==> flow/design.v <==
module Fifo_Datapath (
    input  logic        clk,
    input  logic        rst,
    input  logic        wc_en,       
    input  logic        rc_en,       
    input  logic [31:0] Data_in,
    output logic [31:0] Data_out,
    output logic        full,
    output logic        fifo_empty
);
    logic [3:0] w_addr;
    logic [3:0] r_addr;
    logic [31:0] Memory [15:0];
    logic [4:0] count;  
    always_ff @(posedge clk or posedge rst) begin
        if (rst)
            w_addr <= 0;
        else if (wc_en && !full)
            w_addr <= w_addr + 1;
    end
    always_ff @(posedge clk or posedge rst) begin
        if (rst) 
            r_addr <= 0;
        else if (rc_en && !fifo_empty)
            r_addr <= r_addr + 1;
    end
    always_ff @(posedge clk) begin
        if (wc_en && !full)
            Memory[w_addr] <= Data_in;
    end
    always_comb begin
        Data_out = (rst || fifo_empty)? 0: Memory[r_addr];
    end
    always_ff @(posedge clk or posedge rst) begin
        if (rst)
            count <= 0;
        else begin
            case ({wc_en && !full, rc_en && !fifo_empty})
                2'b10: count <= count + 1;  
                2'b01: count <= count - 1;  
                default: count <= count;    
            endcase
        end
    end
    assign full       = (count == 15);
    assign fifo_empty = (count == 0);
endmodule
module channel_ctrl(
    input  logic       clk,
    input  logic       rst,
    input  logic       channel_en,
    input  logic       readyIn,
    input  logic       fifo_full,
    input  logic       fifo_empty,
    input  logic       bsz,
    input  logic       tslb,
    input  logic       tsz,
    input  logic [1:0] M_HResp,
    output logic       irq,
    output logic [1:0] HTrans,
    output logic       write,
    output logic       b_sel, d_sel, t_sel, s_sel, h_sel,
    output logic       d_en, s_en, ts_en, burst_en, count_en, sz_en,
    output logic       rd_en, wr_en,
    output logic       trigger
);
    typedef enum logic [2:0] {
        DISABLED      = 3'b000,
        ENABLED       = 3'b001,
        READ_WAIT     = 3'b010,
        HOLD_READ     = 3'b011,
        WRITE_WAIT    = 3'b100,
        HOLD_WRITE    = 3'b101
    } state_t;
    localparam IDLE     = 2'b00;
    localparam BUSY     = 2'b01;
    localparam NON_SEQ  = 2'b10;
    localparam SEQ      = 2'b11;
    state_t current_state, next_state;
    always_ff @(posedge clk or posedge rst) begin
        if (rst)
            current_state <= DISABLED;
        else
            current_state <= next_state;
    end
    always_comb begin
        case (current_state)
            DISABLED: begin
                next_state = (channel_en) ? ENABLED : DISABLED;
            end
            ENABLED: begin
                next_state = tsz ? DISABLED : READ_WAIT;
            end
            READ_WAIT: begin
                if (!readyIn)
                    next_state = READ_WAIT;
                else if (!channel_en && readyIn) 
                    next_state = HOLD_READ;
                else if (channel_en && readyIn && !bsz && !M_HResp)
                    next_state = READ_WAIT;
                else if (channel_en && readyIn && bsz && (M_HResp == 0))
                    next_state = WRITE_WAIT;
                else
                    next_state = READ_WAIT;
            end
            HOLD_READ: begin
                if (channel_en && bsz) begin
                    next_state = WRITE_WAIT;
                end else if (channel_en && !bsz) begin
                    next_state = READ_WAIT;
                end else begin
                    next_state = HOLD_READ;
                end
            end
            WRITE_WAIT: begin
                if (!readyIn)
                    next_state = WRITE_WAIT;
                else if (channel_en && tsz && bsz)
                    next_state = DISABLED;
                else if (!channel_en && readyIn)
                    next_state = HOLD_WRITE; 
                else if (channel_en && readyIn && !bsz && (M_HResp == 0))
                    next_state = WRITE_WAIT; 
                else if (channel_en && readyIn && bsz && (M_HResp == 0))
                    next_state = READ_WAIT;
                else
                    next_state = WRITE_WAIT;
            end
            HOLD_WRITE: begin
                if (channel_en && !bsz) begin
                    next_state = WRITE_WAIT;
                end else if (channel_en && bsz) begin
                    if (tsz)
                        next_state = DISABLED;
                    else 
                        next_state = READ_WAIT;
                end else begin
                    next_state = HOLD_WRITE;
                end
            end
            default: next_state = current_state;
        endcase
    end
    always_comb begin
        irq       = 0;
        b_sel     = 0;
        d_sel     = 0;
        t_sel     = 0;
        s_sel     = 0;
        h_sel     = 0;
        d_en      = 0;
        s_en      = 0;
        ts_en     = 0;
        burst_en  = 0;
        count_en  = 0;
        sz_en     = 0;
        rd_en     = 0;
        wr_en     = 0;
        trigger   = 0;
        write     = 0;
        HTrans    = IDLE;
        case (current_state)
            DISABLED: begin
                if (channel_en) begin
                    t_sel     = 1;
                    d_sel     = 1;
                    s_sel     = 1;
                    burst_en  = 1;
                    s_en      = 1;
                    d_en      = 1;
                    sz_en     = 1;
                    ts_en     = 1;
                    HTrans    = IDLE;
                end
            end
            ENABLED: begin
                if (tsz) begin
                    irq = 1;
                end else if (channel_en) begin
                    write = 0;
                    count_en  = 1;
                    s_en = 1;
                    HTrans    = NON_SEQ;
                end
            end
            READ_WAIT: begin
                if (!readyIn && bsz) begin
                    write     = 0;
                    HTrans    = BUSY;
                    h_sel = 1;
                end else if (!readyIn && !bsz) begin
                    write = 0;
                    HTrans = BUSY;
                end else if (!channel_en && readyIn) begin
                    wr_en = 1;
                    HTrans = IDLE;
                end else if (channel_en && readyIn && (M_HResp == 0) && !bsz)  begin
                    write     = 0;
                    wr_en     = 1;
                    count_en  = 1;
                    s_en      = 1;
                    HTrans    = SEQ;
                end else if (channel_en && bsz && (M_HResp == 0) && readyIn)  begin
                    wr_en = 1;
                    ts_en = 1;
                    count_en = 1;
                    write    = 1;
                    h_sel    = 1;
                    d_en     = 1;
                    HTrans    = NON_SEQ;
                end
            end
            HOLD_READ: begin
                if (channel_en && !bsz) begin
                    count_en = 1;
                    s_en     = 1;
                    HTrans   = SEQ;
                end else if (channel_en && bsz) begin
                    ts_en = 1;
                    write = 1;
                    h_sel = 1;
                    d_en = 1;
                    count_en = 1;
                    HTrans = NON_SEQ;
                end else
                    HTrans = IDLE;
            end
            WRITE_WAIT: begin
                if (!readyIn && bsz) begin
                    write     = 1;
                    HTrans    = BUSY;
                    h_sel = 0;
                    trigger = 1;
                end else if (!readyIn && !bsz) begin
                    h_sel = 1;
                    trigger = 1;
                    HTrans = BUSY;
                    write = 1;
                end else if (!channel_en && readyIn) begin
                    rd_en = 1;
                    trigger = 1;
                    HTrans = IDLE;
                end else if (channel_en && tsz && bsz) begin
                    irq = 1;
                    rd_en = 1;
                    trigger = 1;
                    HTrans = IDLE;
                end else if (channel_en && readyIn && (M_HResp == 0) && !bsz) begin
                    h_sel = 1;
                    write = 1;
                    trigger = 1;
                    rd_en = 1;
                    d_en      =  1;
                    count_en  = 1;
                    HTrans    = SEQ;
                end
                else if (channel_en && readyIn && (M_HResp == 0) && !tslb && bsz) begin
                    h_sel = 0;
                    write = 0;
                    count_en  = 1;
                    s_en = 1;
                    trigger = 1;
                    rd_en = 1;
                    HTrans    = NON_SEQ;
                end else if (channel_en && readyIn && (M_HResp == 0) && tslb && bsz) begin
                    burst_en = 1;
                    b_sel = 1;
                    write = 0;
                    count_en  = 1;
                    s_en = 1;
                    h_sel = 0;
                    trigger = 1;
                    rd_en = 1;
                    HTrans    = NON_SEQ;
                end
            end
            HOLD_WRITE: begin
                if (channel_en && !bsz) begin
                    h_sel = 1;
                    write = 1;
                    d_en = 1;
                    count_en = 1;
                    HTrans = SEQ;
                end else if (channel_en && bsz) begin
                    if (tsz) begin
                        irq = 1;
                        HTrans = IDLE;
                    end else if (tslb) begin
                        burst_en = 1;
                        b_sel   = 1;
                        count_en = 1;
                        s_en = 1;
                        HTrans = NON_SEQ;
                    end else if (!tslb) begin
                        count_en = 1;
                        s_en = 1;
                        HTrans = NON_SEQ;
                    end
            end
        end
        endcase
    end
endmodule
module Dmac_Channel_Datapath (
    input  logic        clk,
    input  logic        rst,
    input  logic        s_sel,
    input  logic        d_sel,
    input  logic        b_sel,
    input  logic        t_sel,
    input  logic        s_en,
    input  logic        d_en,
    input  logic        ts_en,
    input  logic        sz_en,
    input  logic        burst_en,
    input  logic        count_en,
    input  logic        h_sel,
    input  logic        wr_en,
    input  logic        rd_en,
    input  logic        trigger,
    input  logic [31:0] S_Address,
    input  logic [31:0] D_Address,
    input  logic [31:0] T_Size,
    input  logic [31:0] B_Size,
    input  logic [31:0] R_Data,
    input  logic [1:0]  HSize,
    output logic        bs0,
    output logic        tslb,
    output logic        ts0,
    output logic        fifo_full,
    output logic        fifo_empty,
    output logic [31:0] MAddress,
    output logic [31:0] MWData,
    output logic [3:0]  MWStrb
);
    logic [31:0] Src_Addr, Dst_Addr, Transfer_Size, Burst_Size;
    logic [31:0] Incr_Src_Addr;
    logic [31:0] Incr_Dst_Addr;
    logic [31:0] Dec_Transfer_Size;
    always_comb begin
        Incr_Src_Addr      = Src_Addr + 32'd4;
        Incr_Dst_Addr      = Dst_Addr + 32'd4;
        Dec_Transfer_Size  = Transfer_Size - Burst_Size;
    end
    always_ff @(posedge clk or posedge rst) begin
        if (rst) begin
            Src_Addr <= 32'b0;
        end
        else if (s_en)
            Src_Addr <= s_sel ? S_Address : Incr_Src_Addr;
    end
    always_ff @(posedge clk or posedge rst) begin
        if (rst) begin
            Dst_Addr <= 32'b0;
        end
        else if (d_en)
            Dst_Addr <= d_sel ? D_Address : Incr_Dst_Addr;
    end
    always_ff @(posedge clk or posedge rst) begin
        if (rst) begin
            Transfer_Size <= 32'b0;
        end
        else if (ts_en)
            Transfer_Size <= t_sel ? T_Size : Dec_Transfer_Size;
    end
    always_ff @(posedge clk or posedge rst) begin
        if (rst) begin
            Burst_Size <= 32'b0;
        end
        else if (burst_en)
            Burst_Size <= (B_Size == 0)? 1: (b_sel ? 1 : B_Size);
    end
    assign tslb = (Transfer_Size < B_Size);
    logic [31:0] Decrement_Counter;
    logic [31:0] Decremented_Value;
    always_comb begin
        Decremented_Value = Decrement_Counter - 1;
    end
    always_ff @(posedge clk or posedge rst) begin
        if (rst)
            Decrement_Counter <= 32'b0;
        else if (count_en)
            Decrement_Counter <= (Decrement_Counter == 0) ? ((tslb) ? 0: Burst_Size-1)  : Decremented_Value;
    end
    assign MAddress = h_sel ? (Dst_Addr) : (Src_Addr);
    logic [31:0] fifo_out;
    Fifo_Datapath fifo_inst (
        .clk        (clk),
        .rst        (rst),
        .wc_en      (wr_en),
        .rc_en      (rd_en),
        .Data_in    (R_Data),
        .Data_out   (fifo_out),
        .full       (fifo_full),
        .fifo_empty (fifo_empty)
    );
    logic [1:0] HSize_Reg;
    always_ff @(posedge clk or posedge rst) begin
        if (rst) begin
            HSize_Reg <= 0;
        end
        else if (sz_en) begin
            HSize_Reg <= HSize;
        end
    end
    always_comb begin
        if (trigger) begin
            MWData = fifo_out;  
            case (HSize)
                2'b00: begin   
                    case (Src_Addr[1:0])
                        2'b00: MWStrb = 4'b0001;
                        2'b01: MWStrb = 4'b0010;
                        2'b10: MWStrb = 4'b0100;
                        2'b11: MWStrb = 4'b1000;
                        default: MWStrb = 4'b0000;
                    endcase
                end
                2'b01: begin   
                    case (Src_Addr[1:0])
                        2'b00: MWStrb = 4'b0011;  
                        2'b10: MWStrb = 4'b1100;
                        default: MWStrb = 4'b0000;
                    endcase
                end
                2'b10: MWStrb = 4'b1111;   
                default: MWStrb = 4'b0000;
            endcase
        end else begin
            MWData  = 32'b0;
            MWStrb  = 4'b0000;
        end
    end
    assign bs0 = (Decrement_Counter == 0);
    assign ts0 = (Transfer_Size == 0);
endmodule
module Dmac_Channel (
    input  logic        clk,
    input  logic        rst,
    input  logic        channel_en,
    input  logic        readyIn,
    input  logic [1:0]  M_HResp,
    input  logic [31:0] S_Address,
    input  logic [31:0] D_Address,
    input  logic [31:0] T_Size,
    input  logic [31:0] B_Size,
    input  logic [31:0] R_Data,
    input  logic [1:0]  HSize,
    output logic        irq,
    output logic        write,
    output logic [1:0]  HTrans,
    output logic [31:0] MAddress,
    output logic [31:0] MWData,
    output logic  [3:0] MWStrb
);
    logic s_sel, d_sel, b_sel, t_sel;
    logic s_en, d_en, ts_en, burst_en, count_en, sz_en;
    logic h_sel, rd_en, wr_en;
    logic fifo_full, fifo_empty;
    logic trigger;
    logic bs0, tslb, ts0;
    Dmac_Channel_Datapath datapath_inst (
        .clk         (clk),
        .rst         (rst),
        .s_sel       (s_sel),
        .d_sel       (d_sel),
        .b_sel       (b_sel),
        .t_sel       (t_sel),
        .s_en        (s_en),
        .d_en        (d_en),
        .ts_en       (ts_en),
        .sz_en       (sz_en),
        .burst_en    (burst_en),
        .count_en    (count_en),
        .h_sel       (h_sel),
        .wr_en       (wr_en),
        .rd_en       (rd_en),
        .trigger     (trigger),
        .S_Address   (S_Address),
        .D_Address   (D_Address),
        .T_Size      (T_Size),
        .B_Size      (B_Size),
        .R_Data      (R_Data),
        .HSize       (HSize),
        .bs0         (bs0),
        .tslb        (tslb),
        .ts0         (ts0),
        .fifo_full   (fifo_full),
        .fifo_empty  (fifo_empty),
        .MAddress    (MAddress),
        .MWData      (MWData),
        .MWStrb      (MWStrb)
    );
    channel_ctrl controller_inst (
        .clk         (clk),
        .rst         (rst),
        .channel_en  (channel_en),
        .readyIn     (readyIn),
        .fifo_full   (fifo_full),
        .fifo_empty  (fifo_empty),
        .bsz         (bs0),
        .tslb        (tslb),
        .tsz         (ts0),
        .M_HResp     (M_HResp),
        .irq         (irq),
        .HTrans      (HTrans),
        .write       (write),
        .b_sel       (b_sel),
        .d_sel       (d_sel),
        .t_sel       (t_sel),
        .s_sel       (s_sel),
        .h_sel       (h_sel),
        .d_en        (d_en),
        .s_en        (s_en),
        .ts_en       (ts_en),
        .sz_en       (sz_en),
        .burst_en    (burst_en),
        .count_en    (count_en),
        .rd_en       (rd_en),
        .wr_en       (wr_en),
        .trigger     (trigger)
    );
endmodule
module Dmac_Main_Ctrl(
    input  logic clk,
    input  logic rst,
    input  logic [1:0] DmacReq,
    input  logic con_new_sel,
    input  logic irq,
    input  logic Bus_Grant,
    input  logic C_config,
    output logic con_sel,
    output logic Bus_Req,
    output logic HReadyOut,
    output logic [1:0] S_HResp,
    output logic Interrupt,
    output logic con_en,
    output logic Channel_en_1, Channel_en_2,
    output logic hold,
    output logic [1:0] ReqAck
);
    typedef enum logic [1:0] {
        IDLE     = 2'b00,
        MSB_REQ  = 2'b01,
        LSB_REQ  = 2'b10,
        WAIT     = 2'b11
    } state_t;
    state_t current_state, next_state;
    always_ff @(posedge clk or posedge rst) begin
        if (rst)
            current_state <= IDLE;
        else
            current_state <= next_state;
    end
    always_comb begin
        hold         = 0;
        Bus_Req      = 0;
        Interrupt    = 0;
        con_en       = 0;
        con_sel      = 0;
        HReadyOut    = 0;
        ReqAck       = 2'b00;
        S_HResp      = 2'b00;
        next_state   = current_state;   
        case (current_state)
            IDLE: begin
                if (DmacReq[1] == 1'b1) begin
                    hold     = 1;
                    Bus_Req  = 1;
                    next_state = MSB_REQ;
                end else if (DmacReq == 2'b01) begin
                    hold     = 1;
                    Bus_Req  = 1;
                    next_state = LSB_REQ;
                end
            end
            MSB_REQ: begin
                if (!irq && ({C_config, Bus_Grant} == 2'b11)) begin
                    con_en       = 0;
                    con_sel      = 0;
                    ReqAck       = 2'b10;
                    next_state   = WAIT;
                end else if (irq && ({C_config, Bus_Grant} == 2'b11)) begin
                    Interrupt  = 1;
                    con_sel = 1;
                    next_state = IDLE;
                end else
                    Bus_Req = 1;
            end
            LSB_REQ: begin
                if (!irq && ({C_config, Bus_Grant} == 2'b11)) begin
                    con_en       = 1;
                    con_sel      = 1;
                    ReqAck       = 2'b01;
                    next_state   = WAIT;
                end else if (irq && ({C_config, Bus_Grant} == 2'b11)) begin
                    Interrupt  = 1;
                    con_sel = 1;
                    next_state = IDLE;
                end else
                    Bus_Req = 1;
            end
            WAIT: begin
                if (({Bus_Grant, con_new_sel} == 2'b00)) begin
                    next_state = MSB_REQ;
                    Bus_Req    = 1;
                end else if (({Bus_Grant, con_new_sel} == 2'b01)) begin
                    next_state = LSB_REQ;
                    Bus_Req    = 1;
                    con_sel    = 1;
                end else
                 if (!irq && !con_new_sel) begin
                    con_sel    = 0;
                    con_en     = 1;
                    next_state = WAIT;
                end else if (!irq && con_new_sel) begin
                    con_sel    = 1;
                    con_en     = 1;
                    next_state = WAIT;
                end else if (irq && ({Bus_Grant, con_new_sel} == 2'b10)) begin
                    Interrupt  = 1;
                    con_sel = con_new_sel;
                    next_state = IDLE;
                end else if (irq && ({Bus_Grant, con_new_sel} == 2'b11)) begin
                    Interrupt  = 1;
                    con_sel = con_new_sel;
                    next_state = IDLE;
                end
            end
        endcase
    end
    always_comb begin
        Channel_en_1 = 0;
        Channel_en_2 = 0;
        case (current_state)
            MSB_REQ: Channel_en_1 = C_config && Bus_Grant;
            LSB_REQ: Channel_en_2 = C_config && Bus_Grant;
            WAIT: begin
                Channel_en_1 = Bus_Grant && !con_new_sel;
                Channel_en_2 = Bus_Grant && con_new_sel;
            end
            default: ;
        endcase
    end
endmodule
module Dmac_Main_Datapath(
    input logic clk,
    input logic rst,
    input logic write,
    input logic HSel,
    input logic [1:0] STrans,  
    input logic channel_en_1,
    input logic channel_en_2,
    input logic [31:0] HWData,
    input logic [31:0] HAddr,
    input logic [31:0] MRData,
    input logic HReady,
    input logic [1:0] M_HResp,
    input logic con_en,
    input logic con_sel,
    output logic C_config,
    output logic irq,
    output logic con_new_sel,
    output logic [31:0] MAddress,
    output logic [31:0] MWData,
    output logic [3:0] MBurst_Size,
    output logic MWrite,
    output logic [3:0] MWStrb,
    output logic [1:0] MTrans
);
logic dmac_selected;
logic [3:0] decoded_address;
logic [31:0] Size_Reg, SAddr_Reg, DAddr_Reg, Ctrl_Reg;
logic [31:0] latched_address;
logic latched_write, latched_sel;
logic [1:0] latched_STrans;
assign  dmac_selected = latched_write && latched_STrans[1] && latched_sel;
assign decoded_address = latched_address[5:2];
assign C_config = Ctrl_Reg[16];
always_ff @( posedge clk ) begin
    if (rst) begin
        latched_address <= 32'b0;
        latched_write <= 0;
        latched_STrans <= 2'b0;
        latched_sel <= 0;
    end else begin
        latched_address <= HAddr;
        latched_STrans <= STrans;
        latched_sel <= HSel;
        latched_write <= write;
    end
end
always_ff @(posedge clk or posedge rst) begin
    if (rst) begin
        Size_Reg <= 32'b0;
        SAddr_Reg <= 32'b0;
        DAddr_Reg <= 32'b0;
        Ctrl_Reg <= 32'b0;
    end
    else if (irq)
        Ctrl_Reg <= 32'b0;
    else if (dmac_selected) begin
        case (decoded_address)
            4'b0000: Size_Reg <=  HWData;
            4'b0001: SAddr_Reg <= HWData;
            4'b0010: DAddr_Reg <= HWData;
            4'b0011: Ctrl_Reg <=  HWData;
            default: ;
        endcase
    end
end
logic irq_1;
logic write_1;
logic [1:0]  MTrans_1;
logic [31:0] MAddress_1;
logic [31:0] MWData_1;
logic [3:0] MWStrb_1;
Dmac_Channel channel_1 (
    .clk(clk),
    .rst(rst),
    .channel_en(channel_en_1),
    .readyIn(HReady),
    .M_HResp(M_HResp),
    .S_Address(SAddr_Reg),
    .D_Address(DAddr_Reg),
    .T_Size(Size_Reg),
    .B_Size({{28{1'b0}}, {Ctrl_Reg[3:0]}}),
    .R_Data(MRData),
    .HSize(Ctrl_Reg[5:4]),
    .irq(irq_1),
    .write(write_1),
    .HTrans(MTrans_1),
    .MAddress(MAddress_1),
    .MWData(MWData_1),
    .MWStrb(MWStrb_1)
);
logic irq_2;
logic write_2;
logic [1:0]  MTrans_2;
logic [31:0] MAddress_2;
logic [31:0] MWData_2;
logic [3:0] MWStrb_2;
Dmac_Channel channel_2 (
    .clk(clk),
    .rst(rst),
    .channel_en(channel_en_2),
    .readyIn(HReady),
    .M_HResp(M_HResp),
    .S_Address(SAddr_Reg),
    .D_Address(DAddr_Reg),
    .T_Size(Size_Reg),
    .B_Size({{28{1'b0}}, {Ctrl_Reg[3:0]}}) ,
    .R_Data(MRData),
    .HSize(Ctrl_Reg[5:4]),
    .irq(irq_2),
    .write(write_2),
    .HTrans(MTrans_2),
    .MAddress(MAddress_2),
    .MWData(MWData_2),
    .MWStrb(MWStrb_2)
);
assign MAddress = con_sel? MAddress_2 : MAddress_1;
assign MWData = con_sel? MWData_2 : MWData_1;
assign MTrans = con_sel? MTrans_2 : MTrans_1;
assign MBurst_Size = Ctrl_Reg[3:0];
assign MWrite = con_sel? write_2 : write_1;
assign irq = irq_1 || irq_2; 
assign MWStrb = con_sel? MWStrb_2 : MWStrb_1;
always_ff @(posedge clk or posedge rst) begin
    if (rst) begin
        con_new_sel <= 0;
    end
    else if (con_en) begin
        con_new_sel <= con_sel;
    end
end
endmodule
module Dmac_Top (
    input  logic        clk,
    input  logic        rst,
    input  logic        write,
    input  logic        HSel,
    input  logic [1:0]  STrans,
    input  logic [31:0] HWData,
    input  logic [31:0] HAddr,
    input  logic [31:0] MRData,
    input  logic        HReady,
    input  logic [1:0]  M_HResp,
    output logic HReadyOut,
    output logic [1:0] S_HResp,
    input  logic [1:0]  DmacReq,      
    input  logic        Bus_Grant,   
    output logic [31:0] MAddress,
    output logic [31:0] MWData,
    output logic [3:0]  MBurst_Size,
    output logic        MWrite,
    output logic [1:0]  MTrans,
    output logic [3:0]  MWStrb,
    output logic        Bus_Req,
    output logic        Interrupt,
    output logic [1:0]  ReqAck
);
    logic con_sel, con_en, irq, con_new_sel, C_config;
    logic hold;
    logic channel_en_1, channel_en_2;
    Dmac_Main_Datapath datapath_inst (
        .clk            (clk),
        .rst            (rst),
        .write          (write),
        .HSel           (HSel),
        .STrans         (STrans),
        .channel_en_1   (channel_en_1),
        .channel_en_2   (channel_en_2),
        .HWData         (HWData),
        .HAddr          (HAddr),
        .MRData         (MRData),
        .HReady         (HReady),
        .M_HResp          (M_HResp),
        .con_en         (con_en),
        .con_sel        (con_sel),
        .C_config       (C_config),
        .irq            (irq),
        .con_new_sel    (con_new_sel),
        .MAddress       (MAddress),
        .MWData         (MWData),
        .MBurst_Size    (MBurst_Size),
        .MWrite         (MWrite),
        .MTrans         (MTrans),
        .MWStrb         (MWStrb)
    );
    Dmac_Main_Ctrl controller_inst (
        .clk            (clk),
        .rst            (rst),
        .DmacReq        (DmacReq),
        .con_new_sel    (con_new_sel),
        .irq            (irq),
        .Bus_Grant      (Bus_Grant),
        .C_config       (C_config),
        .con_sel        (con_sel),
        .HReadyOut      (HReadyOut),
        .S_HResp          (S_HResp),
        .Bus_Req        (Bus_Req),
        .Interrupt      (Interrupt),
        .con_en         (con_en),
        .Channel_en_1   (channel_en_1),
        .Channel_en_2   (channel_en_2),
        .hold           (hold),
        .ReqAck         (ReqAck)
    );
endmodule
Hand-over note for Dmac_Top

### From RTL to reports: Dmac_Top

Module Dmac_Top before and after one edit of its RTL, step after step.
"unedited" refers to lines of the RTL above, "edited" to lines of the edited file.
"change" is "edited" less "unedited", of the values as shown.
Operators carry their Yosys type and port widths (W data, S select, Z words).
Cell names lack the library's common part.
Not given: --

* top module: Dmac_Top
* clock: clk
* library: sky130hd
* library corner: tt_025C_1v80

### The edit

The edit as a unified diff against the file above.
The edit is scripted: it alters the design's behaviour and was not made to optimise anything.

```diff
@@ -443,5 +443,5 @@
     input  logic [31:0] S_Address,
     input  logic [31:0] D_Address,
-    input  logic [31:0] T_Size,
+    input  logic [30:0] T_Size,
     input  logic [31:0] B_Size,
     input  logic [31:0] R_Data,
```

### Word-level counts

Counts by Yosys on the flattened word-level netlist (proc, flatten, opt, wreduce; memories kept). Register bits leave out memories and registers merged into their read ports (data or address). Print and check cells are left out.
Memory sizes are those after Yosys's memory passes, which may raise the word count (mostly to a power of two), join words into wider ones and drop unused or constant bits.

Bit counts
* memory cells: unedited 2, edited 2, change 0
* input port bits: unedited 108, edited 108, change 0
* bits in writable memories: unedited 1024, edited 1024, change 0
* flip-flop bits (word level): unedited 478, edited 477, change -1
* elaborated cells: unedited 516, edited 516, change 0
* output and inout port bits: unedited 82, edited 82, change 0

Operators by class
* equal/unequal tests: unedited 38, edited 38, change 0
* reduce/logical cells: unedited 101, edited 101, change 0
* add/sub/neg operators: unedited 18, edited 18, change 0
* mux-type cells: unedited 326, edited 326, change 0
* $lt $le $gt $ge: unedited 2, edited 2, change 0
* bitwise gates (word level): unedited 1, edited 1, change 0

Memories
* shape (words x width / read and write ports): unedited datapath_inst.channel_1.datapath_inst.fifo_inst.Memory 16 x 32 bit 1R1W; datapath_inst.channel_2.datapath_inst.fifo_inst.Memory 16 x 32 bit 1R1W, edited datapath_inst.channel_1.datapath_inst.fifo_inst.Memory 16 x 32 bit 1R1W; datapath_inst.channel_2.datapath_inst.fifo_inst.Memory 16 x 32 bit 1R1W

Operator kinds equal on both sides are left out: 50.

### Depth

Depth = most cells in a row (Yosys ltp): at word level without a register or memory, in the mapped netlist without a sequential cell, where the memories' decode and read muxes count.

Depth
* depth after elaboration: unedited 20, edited 20, change 0
* ABC_AREA: unedited 0, edited 0
* mapped depth: unedited 16, edited 18, change +2

### Mapped cells and area

Yosys stat after the flow's synthesis: flattened, memories mapped to cells. It holds for the ABC_AREA given above (unset counts as 0); a run with the other value may have another netlist.

Cells by type
* o21ai_0: unedited 345, edited 288, change -57
* o21ai_1: unedited 13, edited 67, change +54
* xor2_1: unedited 81, edited 46, change -35
* o2bb2ai_1: unedited 3, edited 38, change +35
* xnor2_1: unedited 57, edited 90, change +33
* mux2_2: unedited 132, edited 100, change -32
* inv_1: unedited 68, edited 100, change +32
* nand2_1: unedited 315, edited 346, change +31
* nand3_1: unedited 89, edited 58, change -31
* a211oi_1: unedited 37, edited 6, change -31
* mux2_1: unedited 0, edited 30, change +30
* a31o_2: unedited 31, edited 2, change -29
* nor2_1: unedited 159, edited 178, change +19
* a21oi_1: unedited 205, edited 187, change -18
* nor4_1: unedited 27, edited 44, change +17
* nor3_1: unedited 78, edited 94, change +16
* nand4_1: unedited 40, edited 24, change -16
* and3_1: unedited 26, edited 40, change +14

Cell types equal on both sides are left out: 16.
Not every row of either side is listed.

Mapped netlist
* mapped flip-flops: unedited 1441, edited 1440, change -1
* buffers: unedited 257, edited 245, change -12
* synthesis area (µm²): unedited 62805.2, edited 62840.3, change +35.1
* mapped cells: unedited 4300, edited 4322, change +22
* sequential area (µm²): unedited 41153.2, edited 41128.2, change -25.0

The figures by module come from a second, unflattened synthesis with its own total; it is not the netlist above.

Second synthesis, totals
* cells (unflattened synthesis): unedited 5273, edited 5273, change 0
* area (unflattened synthesis) (µm²): unedited 71034.4, edited 71005.6, change -28.8

Rows give one instance, submodules left out.

By module, unedited
* Fifo_Datapath: instances 2, cells 878, area 20250.7 µm²
* Dmac_Channel_Datapath: instances 2, cells 1491, area 11981.5 µm²
* Dmac_Main_Datapath: instances 1, cells 344, area 5037.3 µm²
* channel_ctrl: instances 2, cells 74, area 600.6 µm²
* Dmac_Main_Ctrl: instances 1, cells 43, area 331.6 µm²
* Dmac_Channel: instances 2, cells 0, area 0.0 µm²
* Dmac_Top: instances 1, cells 0, area 0.0 µm²

By module, edited
* Fifo_Datapath: instances 2, cells 878, area 20250.7 µm²
* Dmac_Channel_Datapath: instances 2, cells 1491, area 11981.5 µm²
* Dmac_Main_Datapath: instances 1, cells 342, area 5001.0 µm²
* channel_ctrl: instances 2, cells 74, area 600.6 µm²
* Dmac_Main_Ctrl: instances 1, cells 43, area 331.6 µm²
* Dmac_Channel: instances 2, cells 1, area 3.8 µm²
* Dmac_Top: instances 1, cells 0, area 0.0 µm²

### Path before layout

OpenSTA on the mapped netlist: ideal clock, no wires. The path of least setup slack (recovery checks aside). Input and output delay are each 20% of the period. Register names are those of the netlist, which keeps one name where synthesis merged equal registers.

Timing after synthesis
* kind: unedited input port to output port, edited input port to output port
* from: unedited input port HReady, edited input port HReady
* to: unedited output port MAddress[10], edited output port MAddress[5]
* arrival time (ns): unedited 3.890, edited 4.001, change +0.111
* stages: unedited 9, edited 8, change -1
* buffers on the path: unedited 3, edited 2, change -1
* slack (ns): unedited 4.110, edited 3.999, change -0.111
* clock period (ns): unedited 10.0, edited 10.0, change 0.0
* path delay (ns): unedited 1.890, edited 2.001, change +0.111
* time at the first pin (ns): unedited 2.000, edited 2.000, change 0.000
* external input delay (ns): unedited 2.000, edited 2.000, change 0.000
* synthesis period reached (ns): unedited 5.89, edited 6.001, change +0.111

"path delay" = arrival - input delay + setup time.
A path that ends at an output port has no setup time.
"stages": output pins that drive a net of the path, with the launching flip-flop's if there is one; two outputs of one cell count as two.
"synthesis period reached" = period - worst setup slack (recovery checks aside). The figure is calculated, with input and output delays left at 20% of the set period.
Between the ends stands the longest chain of elaborated cells between them, by number of cells; it is not shown to be the way that was timed. Of several equally long chains one is given.
A line is the first line of the expression or statement that the cell stems from. Yosys adds cells for indexed reads and writes and turns some case tables into memories.

Between the ends, after synthesis, unedited:
* path through: clkbuf_1 > a21oi_1 > a211oi_1 > a31oi_1 > o22ai_2 > a41oi_1 > buf_2 > buf_1 > mux2i_1
* cells in the longest elaborated chain: 15

RTL lines, path after synthesis, unedited
* start: declaration: RTL line 787 `input  logic        HReady,`
* $logic_and A1 B1 Y1: RTL line 239 `end else if (!channel_en && readyIn) begin`
* $mux W1: RTL line 239
* $mux W1: RTL line 234 `end else if (!readyIn && !bsz) begin`
* $mux W1: RTL line 229 `if (!readyIn && bsz) begin`
* $pmux W1 S3: RTL line 162 `case (current_state)`
* $logic_or A1 B1 Y1: RTL line 767 `assign irq = irq_1 || irq_2;`
* $logic_and A1 B1 Y1: RTL line 624 `end else if (irq && ({Bus_Grant, con_new_sel} == 2'b11)) begin`
* $mux W1: RTL line 624
* $mux W1: RTL line 620 `end else if (irq && ({Bus_Grant, con_new_sel} == 2'b10)) begin`
* $mux W1: RTL line 616 `end else if (!irq && con_new_sel) begin`
* $mux W1: RTL line 612 `if (!irq && !con_new_sel) begin`
* $mux W1: RTL line 607 `end else if (({Bus_Grant, con_new_sel} == 2'b01)) begin`
* $mux W1: RTL line 604 `if (({Bus_Grant, con_new_sel} == 2'b00)) begin`
* $pmux W1 S4: RTL line 565 `case (current_state)`
* $mux W32: RTL line 762 `assign MAddress = con_sel? MAddress_2 : MAddress_1;`
* end: declaration: RTL line 793 `output logic [31:0] MAddress,`

Between the ends, after synthesis, edited:
* path through: clkbuf_1 > and4bb_2 > o221ai_1 > o21ai_0 > o21ai_1 > buf_2 > mux2i_1 > mux2i_1
* cells in the longest elaborated chain: 15

RTL lines, path after synthesis, edited
* start: declaration: RTL line 787 `input  logic        HReady,`
* $logic_and A1 B1 Y1: RTL line 239 `end else if (!channel_en && readyIn) begin`
* $mux W1: RTL line 239
* $mux W1: RTL line 234 `end else if (!readyIn && !bsz) begin`
* $mux W1: RTL line 229 `if (!readyIn && bsz) begin`
* $pmux W1 S3: RTL line 162 `case (current_state)`
* $logic_or A1 B1 Y1: RTL line 767 `assign irq = irq_1 || irq_2;`
* $logic_and A1 B1 Y1: RTL line 624 `end else if (irq && ({Bus_Grant, con_new_sel} == 2'b11)) begin`
* $mux W1: RTL line 624
* $mux W1: RTL line 620 `end else if (irq && ({Bus_Grant, con_new_sel} == 2'b10)) begin`
* $mux W1: RTL line 616 `end else if (!irq && con_new_sel) begin`
* $mux W1: RTL line 612 `if (!irq && !con_new_sel) begin`
* $mux W1: RTL line 607 `end else if (({Bus_Grant, con_new_sel} == 2'b01)) begin`
* $mux W1: RTL line 604 `if (({Bus_Grant, con_new_sel} == 2'b00)) begin`
* $pmux W1 S4: RTL line 565 `case (current_state)`
* $mux W32: RTL line 762 `assign MAddress = con_sel? MAddress_2 : MAddress_1;`
* end: declaration: RTL line 793 `output logic [31:0] MAddress,`

### Timing after layout

Path of least setup slack in the final report of the runs of pair A (OpenROAD, finished layout, wires in). Where an end is a register, its clock arrival counts in the times.

Timing after layout
* kind: unedited input port to output port, edited input port to output port
* from: unedited input port Bus_Grant, edited input port Bus_Grant
* to: unedited output port MAddress[29], edited output port MWData[12]
* external input delay (ns): unedited 1.72, edited 1.72, change 0.00
* time at the first pin (ns): unedited 1.72, edited 1.72, change 0.00
* buffers on the path: unedited 5, edited 4, change -1
* clock period (ns): unedited 8.59, edited 8.59, change 0.00
* slack (ns): unedited 1.26, edited 1.05, change -0.21
* arrival time (ns): unedited 5.62, edited 5.82, change +0.20
* stages: unedited 11, edited 11, change 0

Between the ends stands the longest chain of elaborated cells between them, by number of cells; it is not shown to be the way that was timed. Of several equally long chains one is given.

Between the ends, after layout, unedited:
* path through: clkdlybuf4s50_1 > inv_1 > nor3_1 > a41oi_1 > o22ai_2 > buf_4 > a41oi_4 > buf_4 > buf_4 > mux2i_1 > clkdlybuf4s50_1
* cells in the longest elaborated chain: 19

RTL lines, path after layout, unedited
* start: declaration: RTL line 792 `input  logic        Bus_Grant,`
* $logic_and A1 B1 Y1: RTL line 639 `Channel_en_1 = Bus_Grant && !con_new_sel;`
* $pmux W1 S2: RTL line 635 `case (current_state)`
* $logic_and A1 B1 Y1 x2: RTL line 243 `end else if (channel_en && tsz && bsz) begin`
* $mux W1: RTL line 243
* $mux W1: RTL line 239 `end else if (!channel_en && readyIn) begin`
* $mux W1: RTL line 234 `end else if (!readyIn && !bsz) begin`
* $mux W1: RTL line 229 `if (!readyIn && bsz) begin`
* [4 not listed]
* $mux W1: RTL line 620 `end else if (irq && ({Bus_Grant, con_new_sel} == 2'b10)) begin`
* $mux W1: RTL line 616 `end else if (!irq && con_new_sel) begin`
* $mux W1: RTL line 612 `if (!irq && !con_new_sel) begin`
* $mux W1: RTL line 607 `end else if (({Bus_Grant, con_new_sel} == 2'b01)) begin`
* $mux W1: RTL line 604 `if (({Bus_Grant, con_new_sel} == 2'b00)) begin`
* $pmux W1 S4: RTL line 565 `case (current_state)`
* $mux W32: RTL line 762 `assign MAddress = con_sel? MAddress_2 : MAddress_1;`
* end: declaration: RTL line 793 `output logic [31:0] MAddress,`

Between the ends, after layout, edited:
* path through: clkdlybuf4s50_1 > inv_1 > a211oi_1 > a41oi_1 > o32ai_2 > nor3_4 > buf_4 > nor4b_4 > buf_4 > o2bb2ai_1 > clkdlybuf4s50_1
* cells in the longest elaborated chain: 19

RTL lines, path after layout, edited
* start: declaration: RTL line 792 `input  logic        Bus_Grant,`
* $logic_and A1 B1 Y1: RTL line 639 `Channel_en_1 = Bus_Grant && !con_new_sel;`
* $pmux W1 S2: RTL line 635 `case (current_state)`
* $logic_and A1 B1 Y1 x2: RTL line 243 `end else if (channel_en && tsz && bsz) begin`
* $mux W1: RTL line 243
* $mux W1: RTL line 239 `end else if (!channel_en && readyIn) begin`
* $mux W1: RTL line 234 `end else if (!readyIn && !bsz) begin`
* $mux W1: RTL line 229 `if (!readyIn && bsz) begin`
* [4 not listed]
* $mux W1: RTL line 620 `end else if (irq && ({Bus_Grant, con_new_sel} == 2'b10)) begin`
* $mux W1: RTL line 616 `end else if (!irq && con_new_sel) begin`
* $mux W1: RTL line 612 `if (!irq && !con_new_sel) begin`
* $mux W1: RTL line 607 `end else if (({Bus_Grant, con_new_sel} == 2'b01)) begin`
* $mux W1: RTL line 604 `if (({Bus_Grant, con_new_sel} == 2'b00)) begin`
* $pmux W1 S4: RTL line 565 `case (current_state)`
* $mux W32: RTL line 763 `assign MWData = con_sel? MWData_2 : MWData_1;`
* end: declaration: RTL line 794 `output logic [31:0] MWData,`

### Flow runs

Runs of the flow (Yosys, OpenROAD) on both versions; the two runs of a pair have the same settings. The constraints put input and output delay at 20% of the set period each and load the outputs with 0.01 pF.

Flow settings, pair A:
* CORE_UTILIZATION: 40
* PLACE_DENSITY: 0.6
* period_ns: 8.59
* CAP_MARGIN: 20
* CORE_MARGIN: 2
* SLEW_MARGIN: 20

Final reports, pair A
* lowest setup slack (ns): unedited 1.257, edited 1.054, change -0.203
* synthesis area (µm²): unedited 62805.2, edited 62840.3, change +35.1
* final setup TNS (ns): unedited 0.000, edited 0.000, change 0.000
* post-layout utilization (%): unedited 46.1, edited 46.1, change 0.0
* die outline area (µm²): unedited 160200.0, edited 160288.0, change +88.0

Flow settings, pair B:
* CORE_MARGIN: 3
* CORE_UTILIZATION: 16
* CTS_CLUSTER_DIAMETER: 271
* PLACE_DENSITY: 0.77
* SETUP_SLACK_MARGIN: 0.69
* period_ns: 6.8
* CAP_MARGIN: 20
* SLEW_MARGIN: 20

Final reports, pair B
* lowest setup slack (ns): unedited 0.767, edited 0.825, change +0.058
* synthesis area (µm²): unedited 62805.2, edited 62840.3, change +35.1
* final setup TNS (ns): unedited 0.000, edited 0.000, change 0.000
* post-layout utilization (%): unedited 19.5, edited 19.5, change 0.0
* die outline area (µm²): unedited 400088.0, edited 400309.0, change +221.0

End of note.
